==> flow/design.v <==
module modQ(clock, rst, start, inp, done, b_mod_out);
parameter n = 25;
input clock;
input rst;
input start;
input [n-1:0] inp;               
output reg done;
output reg [11:0] b_mod_out;
localparam [n-1:0] Q = 25'd3329;
reg busy;
reg [n-1:0] b;
wire [n-1:0] inp_capture = inp[n-1] == 1'b0 ? inp : ~inp + 1'b1;
reg  [4:0] r_shift;
reg  [9:0] temp_val;
always @(*)
begin
    if(inp_capture <= 25'd6912)
        begin r_shift = 5'd12; temp_val = 10'd2; end
    else if(inp_capture < 25'd51067)
        begin r_shift = 5'd13; temp_val = 10'd3; end
    else if(inp_capture < 25'd1025410)
        begin r_shift = 5'd14; temp_val = 10'd5; end
    else if(inp_capture < 25'd7575243)
        begin r_shift = 5'd15; temp_val = 10'd10; end
    else
        begin r_shift = 5'd19; temp_val = 10'd158; end
end
wire [n-1:0] s_val = (inp_capture >> r_shift) * temp_val;
wire [n-1:0] sQ    = s_val * Q;
wire [n-1:0] b_val = inp[n-1] == 1'b1 ? inp + sQ : inp - sQ;
always @(posedge clock)
begin
    if(rst)
        begin
        busy <= 1'b0;
        done <= 1'b0;
        end
    else
        begin
        done <= 1'b0;
        if(start)
            begin
            b <= b_val;
            busy <= 1'b1;
            end
        else if(busy)
            begin
            if(b[n-1])
                b <= b + Q;
            else if(b >= Q)
                b <= b - Q;
            else
                begin
                b_mod_out <= b[11:0];
                busy <= 1'b0;
                done <= 1'b1;
                end
            end
        end
end
endmodule
module jmod(clock, rst, start, j, t, jmod_out, ack);
parameter n = 4;
input clock;
input rst;
input start;
input [n:0] j;
input [n:0] t;
output reg [n:0] jmod_out;
output reg ack;
reg busy;
reg [n:0] w3;    
always @(posedge clock)
begin
    if(rst)
        begin
        busy <= 1'b0;
        ack <= 1'b0;
        end
    else
        begin
        ack <= 1'b0;
        if(start)
            begin
            w3 <= j - t;
            busy <= 1'b1;
            end
        else if(busy)
            begin
            if(w3[n])
                begin
                jmod_out <= w3 + t;
                busy <= 1'b0;
                ack <= 1'b1;
                end
            else
                w3 <= w3 - t;
            end
        end
end
endmodule
module index_GEN(j, t, i, jmod, tprev, index1, index2);
input [4:0] j;
input [4:0] t;
input [4:0] i;
input [4:0] jmod;
input [4:0] tprev;
output [4:0] index1;
output [4:0] index2;
wire [4:0] w1 = t - j;
wire w5 = w1[3] | ~(|w1);
wire w8 = |(i - 5'd2);
wire [4:0] w10 = w8 ? (jmod + tprev) : (j * 2);
assign index1 = w5 ? w10 : j;
assign index2 = index1 + t;
endmodule
module TW_gen(clock, rst, start, j, i, N, tw_ack, TW_out);
input clock;
input rst;
input start;
input [4:0] j;
input [4:0] i;
input [4:0] N;
output tw_ack;
output [11:0] TW_out;
wire [4:0] sel;
wire sel_ack;
wire [4:0] w1 = j << i;
wire [4:0] w2 = N >> i;
jmod REDC(clock, rst, start, w1, w2, sel, sel_ack);
reg g_busy;
reg g_done;
reg [4:0] count;
reg [15:0] G;
always @(posedge clock)
begin
    if(rst)
        begin
        g_busy <= 1'b0;
        g_done <= 1'b0;
        end
    else
        begin
        g_done <= 1'b0;
        if(sel_ack)
            begin
            G <= 16'd1;
            count <= sel;
            g_busy <= 1'b1;
            end
        else if(g_busy)
            begin
            if(count == 5'd0)
                begin
                g_busy <= 1'b0;
                g_done <= 1'b1;
                end
            else
                begin
                G <= (G << 5) + (G << 3);    
                count <= count - 1'b1;
                end
            end
        end
end
modQ MOD1(clock, rst, g_done, {9'b0, G}, tw_ack, TW_out);
endmodule
module BUFunit(clock, rst, start, u_inp, v_inp, tw_inp, x1_out, x2_out, ack);
parameter n = 25;
input clock;
input rst;
input start;
input [11:0] u_inp;
input [11:0] v_inp;
input [11:0] tw_inp;
output [11:0] x1_out;
output [11:0] x2_out;
output ack;
reg [n-1:0] w1, w3;
reg go;
reg busy, have1, have2;
wire d1, d2;
wire [n-1:0] w2 = {13'b0, u_inp} - {13'b0, v_inp};
always @(posedge clock)
begin
    if(start)
        begin
        w1 <= {13'b0, u_inp} + {13'b0, v_inp};
        w3 <= w2 * {13'b0, tw_inp};
        end
end
modQ MOD1(clock, rst, go, w1, d1, x1_out);
modQ MOD2(clock, rst, go, w3, d2, x2_out);
assign ack = busy & (have1 | d1) & (have2 | d2);
always @(posedge clock)
begin
    if(rst)
        begin
        go <= 1'b0;
        busy <= 1'b0;
        have1 <= 1'b0;
        have2 <= 1'b0;
        end
    else
        begin
        go <= start;
        if(go)
            begin
            busy <= 1'b1;
            have1 <= 1'b0;
            have2 <= 1'b0;
            end
        else if(ack)
            busy <= 1'b0;
        else
            begin
            if(d1) have1 <= 1'b1;
            if(d2) have2 <= 1'b1;
            end
        end
end
endmodule
module dualPortMemory(clock, load, load_data, rd_en, wr_en, addr1, addr2,
                      data_in1, data_in2, data_out1, data_out2, mem_flat);
input clock;
input load;
input [95:0] load_data;
input rd_en;
input wr_en;
input [2:0] addr1;
input [2:0] addr2;
input [11:0] data_in1;
input [11:0] data_in2;
output reg [11:0] data_out1;
output reg [11:0] data_out2;
output [95:0] mem_flat;
reg [11:0] NTT_RAM [0:7];
genvar g;
generate
    for(g = 0; g < 8; g = g + 1)
    begin : flat
        assign mem_flat[12*g +: 12] = NTT_RAM[g];
    end
endgenerate
integer k;
always @(posedge clock)
begin
    if(load)
        begin
        for(k = 0; k < 8; k = k + 1)
            NTT_RAM[k] <= load_data[12*k +: 12];
        end
    else if(wr_en)
        begin
        NTT_RAM[addr1] <= data_in1;
        NTT_RAM[addr2] <= data_in2;
        end
    if(rd_en)
        begin
        data_out1 <= NTT_RAM[addr1];
        data_out2 <= NTT_RAM[addr2];
        end
end
endmodule
module NTT_Controller(clock, rst, in_valid, in_ready, out_valid, load,
                      i, j, N, t, tprev, start1, idx_ack, start2, tw_ack,
                      start3, buf_ack, rd_en, wr_en);
parameter n = 5;
input clock;
input rst;
input in_valid;
output in_ready;
output out_valid;
output load;
output reg [n-1:0] i;
output reg [n-1:0] j;
output [n-1:0] N;
output reg [n-1:0] t;
output reg [n-1:0] tprev;
output start1;
input idx_ack;
output start2;
input tw_ack;
output start3;
input buf_ack;
output rd_en;
output wr_en;
localparam S_IDLE  = 4'b0000;
localparam S_STAGE = 4'b1001;
localparam S_BFLY  = 4'b0001;
localparam S_IDX   = 4'b0010;
localparam S_READ  = 4'b0011;
localparam S_TW    = 4'b0100;
localparam S_BUF   = 4'b0101;
localparam S_WRITE = 4'b0110;
localparam S_NEXT  = 4'b1000;
localparam S_DONE  = 4'b1010;
reg [3:0] state;
assign N         = 5'd8;
assign in_ready  = (state == S_IDLE) | (state == S_DONE);
assign out_valid = (state == S_DONE);
assign load      = in_ready & in_valid;
assign start1    = (state == S_BFLY) & (j < 5'd4);
assign rd_en     = (state == S_READ);
assign start2    = (state == S_READ);
assign start3    = (state == S_TW) & tw_ack;
assign wr_en     = (state == S_WRITE);
always @(posedge clock)
begin
    if(rst)
        state <= S_IDLE;
    else
        case(state)
        S_IDLE, S_DONE:
            if(in_valid)
                begin
                i <= 5'd0;
                j <= 5'd0;
                t <= 5'd4;
                tprev <= 5'd0;
                state <= S_STAGE;
                end
            else
                state <= S_IDLE;
        S_STAGE:
            if(i < 5'd3)
                state <= S_BFLY;
            else
                state <= S_DONE;
        S_BFLY:
            if(j < 5'd4)
                state <= S_IDX;
            else
                state <= S_NEXT;
        S_IDX:
            if(idx_ack)
                state <= S_READ;
        S_READ:
            state <= S_TW;
        S_TW:
            if(tw_ack)
                state <= S_BUF;
        S_BUF:
            if(buf_ack)
                state <= S_WRITE;
        S_WRITE:
            begin
            j <= j + 1'b1;
            state <= S_BFLY;
            end
        S_NEXT:
            begin
            tprev <= t;
            t <= t >> 1;
            i <= i + 1'b1;
            j <= 5'd0;
            state <= S_STAGE;
            end
        default:
            state <= S_IDLE;
        endcase
end
endmodule
module NTT_8point(clock, rst, in_valid, in_ready, x_in, out_valid, y_out);
input clock;
input rst;
input in_valid;
output in_ready;
input [95:0] x_in;
output out_valid;
output [95:0] y_out;
wire [4:0] i, j, N, t, tprev;
wire load, start1, start2, start3, rd_en, wr_en;
wire idx_ack, tw_ack, buf_ack;
wire [4:0] jmod_out, index1, index2;
wire [11:0] u_inp, v_inp, TW_out, x1_out, x2_out;
wire [95:0] mem_flat;
NTT_Controller CON1(clock, rst, in_valid, in_ready, out_valid, load,
                    i, j, N, t, tprev, start1, idx_ack, start2, tw_ack,
                    start3, buf_ack, rd_en, wr_en);
jmod JMOD1(clock, rst, start1, j, t, jmod_out, idx_ack);
index_GEN BUFINDEX1(j, t, i, jmod_out, tprev, index1, index2);
dualPortMemory MEM1(clock, load, x_in, rd_en, wr_en, index1[2:0], index2[2:0],
                    x1_out, x2_out, u_inp, v_inp, mem_flat);
TW_gen TWIDDLE1(clock, rst, start2, j, i, N, tw_ack, TW_out);
BUFunit BUF1(clock, rst, start3, u_inp, v_inp, TW_out, x1_out, x2_out, buf_ack);
assign y_out[12*0 +: 12] = mem_flat[12*0 +: 12];
assign y_out[12*1 +: 12] = mem_flat[12*4 +: 12];
assign y_out[12*2 +: 12] = mem_flat[12*2 +: 12];
assign y_out[12*3 +: 12] = mem_flat[12*6 +: 12];
assign y_out[12*4 +: 12] = mem_flat[12*1 +: 12];
assign y_out[12*5 +: 12] = mem_flat[12*5 +: 12];
assign y_out[12*6 +: 12] = mem_flat[12*3 +: 12];
assign y_out[12*7 +: 12] = mem_flat[12*7 +: 12];
endmodule
Subject: tool reports on NTT_8point

Hi,

Reports on NTT_8point
Each step is given for the RTL above and for the edited RTL.
"before" refers to lines of the RTL above, "after" to lines of the edited file.
"difference" is "after" less "before", of the values as shown; "relative change" is that difference over "before", in percent.
Library cell names are shortened.
The mark n/a stands for no value.

design
  design top = NTT_8point
  clock input = clock
  standard-cell library = sky130hd
  timing corner = tt_025C_1v80

The edit
Unified diff, file above to edited file.
A script made this edit. It was not meant as an optimisation and need not keep what the design does.

begin of diff
@@ -367,5 +367,5 @@
 input in_valid;
 output in_ready;
-input [95:0] x_in;
+input [47:0] x_in;
 output out_valid;
 output [95:0] y_out;
end of diff

Elaborated design
Source: Yosys, flattened and elaborated, memories not mapped. Widths are those after wreduce. Registers that Yosys merges into a memory's read port (data or address) are not register bits. Print and check cells do not count. Equal cells are merged and count once.
Memory sizes are those after Yosys's memory passes, which may raise the word count (mostly to a power of two), join words into wider ones and drop unused or constant bits.

word-level totals
  what                             before  after  difference  relative change (%)
  input bits                       99      51     -48         -48.48
  latch bits                       0       0      0           n/a
  cells after elaboration          304     301    -3          -0.99
  output and inout bits            98      98     0           0.00
  ROM bits                         0       0      0           n/a
  register bits after elaboration  238     238    0           0.00
  memory cells                     1       1      0           0.00
  bits in writable memories        96      96     0           0.00

operators by class
  what                              before  after  difference  relative change (%)
  multiplexer cells                 114     111    -3          -2.63
  div/mod/pow operators             0       0      0           n/a
  add/sub/neg operators             29      29     0           0.00
  order comparisons                 17      17     0           0.00
  multiply operators                7       7      0           0.00
  reductions and logical operators  45      45     0           0.00
  bitwise operators                 30      30     0           0.00
  equal/unequal tests               16      16     0           0.00
  shift operators                   5       5      0           0.00

operator list
  operator            before  after  difference  relative change (%)
  two-way mux 12 bit  12      9      -3          -25.00

Operator kinds equal on both sides are left out: 66.

Logic depth
Longest topological path by Yosys (ltp), each cell counted once; first at word level (registers and memories cut), then after technology mapping (sequential cells cut; the memories' decode and read muxes count).

depth
  what                           before  after  difference  relative change (%)
  depth after elaboration        14      14     0           0.00
  ABC_AREA                       0       0      n/a         n/a
  depth in mapped cells          58      54     -4          -6.90
  gate-level depth less buffers  55      52     -3          -5.45

After synthesis
Yosys stat after the flow's synthesis: flattened, memories mapped to cells. It holds for the ABC_AREA given above (unset counts as 0); a run with the other value may have another netlist.

cell types
  cell type  before  after  difference  relative change (%)
  nand2_1    364     426    +62         +17.03
  mux2i_1    138     84     -54         -39.13
  buf_2      23      3      -20         -86.96
  nand3_1    80      61     -19         -23.75
  o21ai_0    215     205    -10         -4.65
  xor2_1     121     131    +10         +8.26
  o21bai_1   14      24     +10         +71.43
  nor2_1     246     237    -9          -3.66
  a221oi_1   27      36     +9          +33.33
  clkbuf_1   172     180    +8          +4.65
  nand2b_1   30      38     +8          +26.67
  mux2_2     43      50     +7          +16.28
  xnor2_1    196     190    -6          -3.06
  a21oi_1    191     185    -6          -3.14
  or3_1      23      17     -6          -26.09
  or2_2      14      8      -6          -42.86
  nor3b_1    13      19     +6          +46.15
  a22oi_1    12      6      -6          -50.00

Cell types equal on both sides are left out: 22.
The list need not be complete.

mapped netlist
  what                               before   after    difference  relative change (%)
  standard cells after synthesis     4010     3985     -25         -0.62
  flip-flop cells                    342      342      0           0.00
  buffer cells                       216      211      -5          -2.31
  sequential part of the area (um2)  10009.6  10009.6  0.0         0.00
  chip area (Yosys) (um2)            37657.4  37262.0  -395.4      -1.05

The figures by module come from a second, unflattened synthesis with its own total; it is not the netlist above.

second synthesis, totals
  what                                     before   after    difference  relative change (%)
  cell total of the unflattened synthesis  6275     6276     +1          +0.02
  area (unflattened synthesis) (um2)       55311.8  55315.6  +3.8        +0.01

Each row is one instance without its submodules.

modules, before
  module          times used  sequential area (um2)  area (um2)  cells
  modQ            3           1151.1                 11389.7     1369
  BUFunit         1           1221.2                 8459.4      924
  dualPortMemory  1           3603.5                 8020.2      790
  jmod            2           340.3                  878.3       83
  TW_gen          1           490.5                  1124.8      103
  NTT_Controller  1           620.6                  1112.3      103
  index_GEN       1           0.0                    669.4       82
  NTT_8point      1           0.0                    0.0         0

modules, after
  module          times used  sequential area (um2)  area (um2)  cells
  modQ            3           1151.1                 11389.7     1369
  BUFunit         1           1221.2                 8459.4      924
  dualPortMemory  1           3603.5                 8020.2      790
  jmod            2           340.3                  878.3       83
  TW_gen          1           490.5                  1124.8      103
  NTT_Controller  1           620.6                  1112.3      103
  index_GEN       1           0.0                    669.4       82
  NTT_8point      1           0.0                    3.8         1

Timing after synthesis
Source: OpenSTA report_checks on the synthesized netlist (no wires, ideal clock, input and output delay 20% of the period each), path of least setup slack; recovery checks are left aside. Register names are those of the netlist, which keeps one name where synthesis merged equal registers.

path after synthesis
  what                               before               after                difference  relative change (%)
  path kind                          reg-to-reg           reg-to-reg           n/a         n/a
  start                              reg BUF1.w3[1]       reg BUF1.w3[3]       n/a         n/a
  end                                reg BUF1.MOD2.b[24]  reg BUF1.MOD2.b[24]  n/a         n/a
  period (ps)                        12000                12000                0           0.00
  arrival time (ps)                  12211                11319                -892        -7.30
  launch time at the first pin (ps)  0                    0                    0           n/a
  setup time (ps)                    270                  158                  -112        n/a
  data required time (ps)            11730                11842                +112        +0.95
  path buffers                       3                    3                    0           0.00
  stages on the path                 56                   51                   -5          -8.93
  path delay (ps)                    12481                11477                -1004       -8.04
  path slack (ps)                    -481                 523                  +1004       n/a
  synthesis period reached (ps)      12481                11477                -1004       -8.04

"path delay" = arrival - input delay + setup time.
"stages on the path": output pins that drive a net of the path, with the launching flip-flop's if there is one; two outputs of one cell count as two.
"synthesis period reached" is the clock period less the worst setup slack; recovery checks do not enter. This is arithmetic on one report: input and output delays are still those of the set period (20% each).
Between the ends stands the longest chain of elaborated cells between them, by number of cells; it is not shown to be the way that was timed. Of several equally long chains one is given.
A line is the first line of the expression or statement that the cell stems from. Yosys adds cells for indexed reads and writes and turns some case tables into memories.
A register here has more assigning lines than the two given.

between the ends, after synthesis, before
  path through = edfxtp_1 -> buf_2 -> inv_1 -> ha_1 -> or4b_1 -> buf_4 -> nor4_4 -> nand2_1 -> xnor2_1 -> o41a_1 -> o41a_1 -> a22oi_2 -> buf_6 -> mux2i_1 -> and2_1 -> a21oi_1 -> or2_2 -> fa_1 -> [20 not listed] -> o21bai_1 -> a2111o_1 -> and3_1 -> xor2_1 -> nor4_1 -> a21oi_1 -> xnor2_1 -> ha_1 -> nand2_1 -> nand2b_1 -> a21o_1 -> a21o_1 -> o41a_1 -> nand3_1 -> nand2_1 -> xnor2_1 -> xnor2_1 -> a21oi_1
  cells in the longest elaborated chain = 14
  elaborated cells on any way between the ends = 22
  RTL lines with such cells = 9
  classes of those cells = 3 x add/sub; 2 x mul; 4 x compare; 1 x shift; 11 x mux; 1 x logic

ends and longest elaborated chain, after synthesis, before
  what                                   RTL line  source
  from (decl)                            179       reg [n-1:0] w1, w3;
  from (assign)                          189       w3 <= w2 * {13'b0, tw_inp};
  inverter 25 bit                        12        wire [n-1:0] inp_capture = inp[n-1] == 1'b0 ? inp : ~inp + 1'b1;
  adder 25 x 1 -> 25 bit                 12
  two-way mux 25 bit                     12
  less-than comparator 25 x 23 -> 1 bit  23        else if(inp_capture < 25'd7575243)
  two-way mux 5 bit                      23
  two-way mux 5 bit                      21        else if(inp_capture < 25'd1025410)
  two-way mux 5 bit                      19        else if(inp_capture < 25'd51067)
  two-way mux 5 bit                      17        if(inp_capture <= 25'd6912)
  right shift 25 x 5 -> 25 bit           28        wire [n-1:0] s_val = (inp_capture >> r_shift) * temp_val;
  multiplier 25 x 10 -> 25 bit           28
  multiplier 25 x 12 -> 25 bit           29        wire [n-1:0] sQ    = s_val * Q;
  subtractor 25 bit                      30        wire [n-1:0] b_val = inp[n-1] == 1'b1 ? inp + sQ : inp - sQ;
  two-way mux 25 bit                     30
  two-way mux 25 bit                     41        if(start)
  to (assign)                            43        b <= b_val;
  to (assign)                            49        b <= b + Q;
  to (decl)                              11        reg [n-1:0] b;

between the ends, after synthesis, after
  path through = edfxtp_1 -> buf_6 -> or4_4 -> buf_6 -> or4_4 -> buf_6 -> o41ai_4 -> xor2_2 -> nor2_2 -> o2111a_2 -> nor2_4 -> nand2_4 -> nand2_2 -> mux2i_1 -> mux2_4 -> and2_1 -> ha_1 -> fa_1 -> [15 not listed] -> ha_1 -> or3_1 -> nor3_1 -> nor2_1 -> a21o_1 -> a21oi_1 -> xor2_1 -> nand3_1 -> inv_1 -> a21oi_1 -> xor2_1 -> ha_1 -> nand2_1 -> o21a_1 -> o21ai_0 -> xnor3_1 -> xor2_1 -> a22oi_1
  cells in the longest elaborated chain = 14
  elaborated cells on any way between the ends = 22
  RTL lines with such cells = 9
  classes of those cells = 3 x add/sub; 2 x mul; 4 x compare; 1 x shift; 11 x mux; 1 x logic

ends and longest elaborated chain, after synthesis, after
  what                                   RTL line  source
  from (decl)                            179       reg [n-1:0] w1, w3;
  from (assign)                          189       w3 <= w2 * {13'b0, tw_inp};
  inverter 25 bit                        12        wire [n-1:0] inp_capture = inp[n-1] == 1'b0 ? inp : ~inp + 1'b1;
  adder 25 x 1 -> 25 bit                 12
  two-way mux 25 bit                     12
  less-than comparator 25 x 23 -> 1 bit  23        else if(inp_capture < 25'd7575243)
  two-way mux 5 bit                      23
  two-way mux 5 bit                      21        else if(inp_capture < 25'd1025410)
  two-way mux 5 bit                      19        else if(inp_capture < 25'd51067)
  two-way mux 5 bit                      17        if(inp_capture <= 25'd6912)
  right shift 25 x 5 -> 25 bit           28        wire [n-1:0] s_val = (inp_capture >> r_shift) * temp_val;
  multiplier 25 x 10 -> 25 bit           28
  multiplier 25 x 12 -> 25 bit           29        wire [n-1:0] sQ    = s_val * Q;
  subtractor 25 bit                      30        wire [n-1:0] b_val = inp[n-1] == 1'b1 ? inp + sQ : inp - sQ;
  two-way mux 25 bit                     30
  two-way mux 25 bit                     41        if(start)
  to (assign)                            43        b <= b_val;
  to (assign)                            49        b <= b + Q;
  to (decl)                              11        reg [n-1:0] b;

Worst path after layout
Path of least setup slack in the final report of the runs of pair A (OpenROAD, finished layout, wires in). Where an end is a register, its clock arrival counts in the times.
The report prints the path's times to 10 ps; the period is as set.

path post-layout
  what                               before               after                difference  relative change (%)
  path kind                          reg-to-reg           reg-to-reg           n/a         n/a
  start                              reg BUF1.w3[1]       reg BUF1.w3[6]       n/a         n/a
  end                                reg BUF1.MOD2.b[24]  reg BUF1.MOD2.b[23]  n/a         n/a
  launch time at the first pin (ps)  560                  560                  0           0.00
  setup time (ps)                    270                  240                  -30         n/a
  stages on the path                 49                   48                   -1          -2.04
  data required time (ps)            12000                12050                +50         +0.42
  period (ps)                        11700                11700                0           0.00
  path slack (ps)                    170                  400                  +230        n/a
  path buffers                       2                    3                    +1          +50.00
  arrival time (ps)                  11830                11650                -180        -1.52

Between the ends stands the longest chain of elaborated cells between them, by number of cells; it is not shown to be the way that was timed. Of several equally long chains one is given.
A register here has more assigning lines than the two given.

between the ends, post-layout, before
  path through = edfxtp_1 -> inv_2 -> ha_4 -> or4b_4 -> nor4_4 -> nand2_1 -> xnor2_1 -> o41a_1 -> o41a_1 -> a22oi_2 -> mux2i_1 -> and2_4 -> a21oi_2 -> or2_4 -> fa_2 -> inv_2 -> fa_1 -> ha_1 -> [13 not listed] -> ha_1 -> ha_2 -> or2_2 -> and3_4 -> xor2_4 -> nor4_4 -> buf_4 -> a31oi_1 -> xnor2_1 -> ha_1 -> a21o_1 -> a21o_1 -> o41a_1 -> nand3_1 -> nand2_2 -> xnor2_2 -> xnor2_1 -> a21oi_1
  cells in the longest elaborated chain = 14
  elaborated cells on any way between the ends = 22
  RTL lines with such cells = 9
  classes of those cells = 3 x add/sub; 2 x mul; 4 x compare; 1 x shift; 11 x mux; 1 x logic

ends and longest elaborated chain, post-layout, before
  what                                   RTL line  source
  from (decl)                            179       reg [n-1:0] w1, w3;
  from (assign)                          189       w3 <= w2 * {13'b0, tw_inp};
  inverter 25 bit                        12        wire [n-1:0] inp_capture = inp[n-1] == 1'b0 ? inp : ~inp + 1'b1;
  adder 25 x 1 -> 25 bit                 12
  two-way mux 25 bit                     12
  less-than comparator 25 x 23 -> 1 bit  23        else if(inp_capture < 25'd7575243)
  two-way mux 5 bit                      23
  two-way mux 5 bit                      21        else if(inp_capture < 25'd1025410)
  two-way mux 5 bit                      19        else if(inp_capture < 25'd51067)
  two-way mux 5 bit                      17        if(inp_capture <= 25'd6912)
  right shift 25 x 5 -> 25 bit           28        wire [n-1:0] s_val = (inp_capture >> r_shift) * temp_val;
  multiplier 25 x 10 -> 25 bit           28
  multiplier 25 x 12 -> 25 bit           29        wire [n-1:0] sQ    = s_val * Q;
  subtractor 25 bit                      30        wire [n-1:0] b_val = inp[n-1] == 1'b1 ? inp + sQ : inp - sQ;
  two-way mux 25 bit                     30
  two-way mux 25 bit                     41        if(start)
  to (assign)                            43        b <= b_val;
  to (assign)                            49        b <= b + Q;
  to (decl)                              11        reg [n-1:0] b;

between the ends, post-layout, after
  path through = edfxtp_1 -> or4_4 -> or3_4 -> buf_4 -> a221oi_2 -> nor3_1 -> o31ai_2 -> nand2_1 -> nand2_4 -> nand2_4 -> mux2i_4 -> mux2_4 -> and2_1 -> ha_1 -> fa_1 -> ha_1 -> inv_1 -> fa_1 -> [12 not listed] -> ha_1 -> ha_1 -> or3_4 -> nor3_4 -> nor2_2 -> xor2_2 -> nor3b_4 -> a21oi_1 -> xnor2_1 -> ha_1 -> buf_4 -> nand3_1 -> nor2_1 -> a2111oi_2 -> buf_4 -> o21ai_1 -> or4_1 -> and3_1
  cells in the longest elaborated chain = 14
  elaborated cells on any way between the ends = 22
  RTL lines with such cells = 9
  classes of those cells = 3 x add/sub; 2 x mul; 4 x compare; 1 x shift; 11 x mux; 1 x logic

ends and longest elaborated chain, post-layout, after
  what                                   RTL line  source
  from (decl)                            179       reg [n-1:0] w1, w3;
  from (assign)                          189       w3 <= w2 * {13'b0, tw_inp};
  inverter 25 bit                        12        wire [n-1:0] inp_capture = inp[n-1] == 1'b0 ? inp : ~inp + 1'b1;
  adder 25 x 1 -> 25 bit                 12
  two-way mux 25 bit                     12
  less-than comparator 25 x 23 -> 1 bit  23        else if(inp_capture < 25'd7575243)
  two-way mux 5 bit                      23
  two-way mux 5 bit                      21        else if(inp_capture < 25'd1025410)
  two-way mux 5 bit                      19        else if(inp_capture < 25'd51067)
  two-way mux 5 bit                      17        if(inp_capture <= 25'd6912)
  right shift 25 x 5 -> 25 bit           28        wire [n-1:0] s_val = (inp_capture >> r_shift) * temp_val;
  multiplier 25 x 10 -> 25 bit           28
  multiplier 25 x 12 -> 25 bit           29        wire [n-1:0] sQ    = s_val * Q;
  subtractor 25 bit                      30        wire [n-1:0] b_val = inp[n-1] == 1'b1 ? inp + sQ : inp - sQ;
  two-way mux 25 bit                     30
  two-way mux 25 bit                     41        if(start)
  to (assign)                            43        b <= b_val;
  to (assign)                            49        b <= b + Q;
  to (decl)                              11        reg [n-1:0] b;

Layout results
Both versions went through the flow (Yosys, OpenROAD) with the same settings in each pair. Constraints: input delay and output delay 20% of the set period each, output load 0.01 pF.

settings, pair A
  CORE_UTILIZATION = 40
  period_ns = 11.7
  CAP_MARGIN = 20
  CORE_MARGIN = 2
  SLEW_MARGIN = 20

results, pair A
  what                                                     before   after    difference  relative change (%)
  summed negative setup slack (ps)                         0        0        0           n/a
  post-route utilization (%)                               47.1     46.9     -0.2        n/a
  area of the standard cells in the finished layout (um2)  43939.6  43093.8  -845.8      -1.92
  achieved period (ps)                                     11529    11301    -228        -1.98
  worst-case hold slack (ps)                               433      412      -21         n/a
  synthesized cell area (um2)                              37657.4  37262.0  -395.4      -1.05
  die outline area (um2)                                   96612.2  95610.8  -1001.4     -1.04
  worst setup slack after layout (ps)                      171      399      +228        n/a

settings, pair B
  CAP_MARGIN = 30
  CELL_PAD_IN_SITES_DETAIL_PLACEMENT = 0
  CELL_PAD_IN_SITES_GLOBAL_PLACEMENT = 1
  CORE_UTILIZATION = 46
  CTS_CLUSTER_SIZE = 11
  MAX_ROUTING_LAYER = met5
  PLACE_DENSITY = 0.49
  SLEW_MARGIN = 40
  TNS_END_PERCENT = 70
  period_ns = 7.8
  CORE_MARGIN = 2

results, pair B
  what                                                     before   after    difference  relative change (%)
  summed negative setup slack (ps)                         -37154   -36569   +585        n/a
  post-route utilization (%)                               57.7     57.7     0.0         n/a
  area of the standard cells in the finished layout (um2)  46590.9  46399.5  -191.4      -0.41
  achieved period (ps)                                     11174    11118    -56         -0.50
  worst-case hold slack (ps)                               430      433      +3          n/a
  synthesized cell area (um2)                              37657.4  37262.0  -395.4      -1.05
  die outline area (um2)                                   84169.6  83295.7  -873.9      -1.04
  worst setup slack after layout (ps)                      -3374    -3318    +56         n/a

"achieved period": clock period set for the run, less the worst setup slack. It is reckoned from that one timing run; input and output delays stay at 20% of the period that was set.

Regards
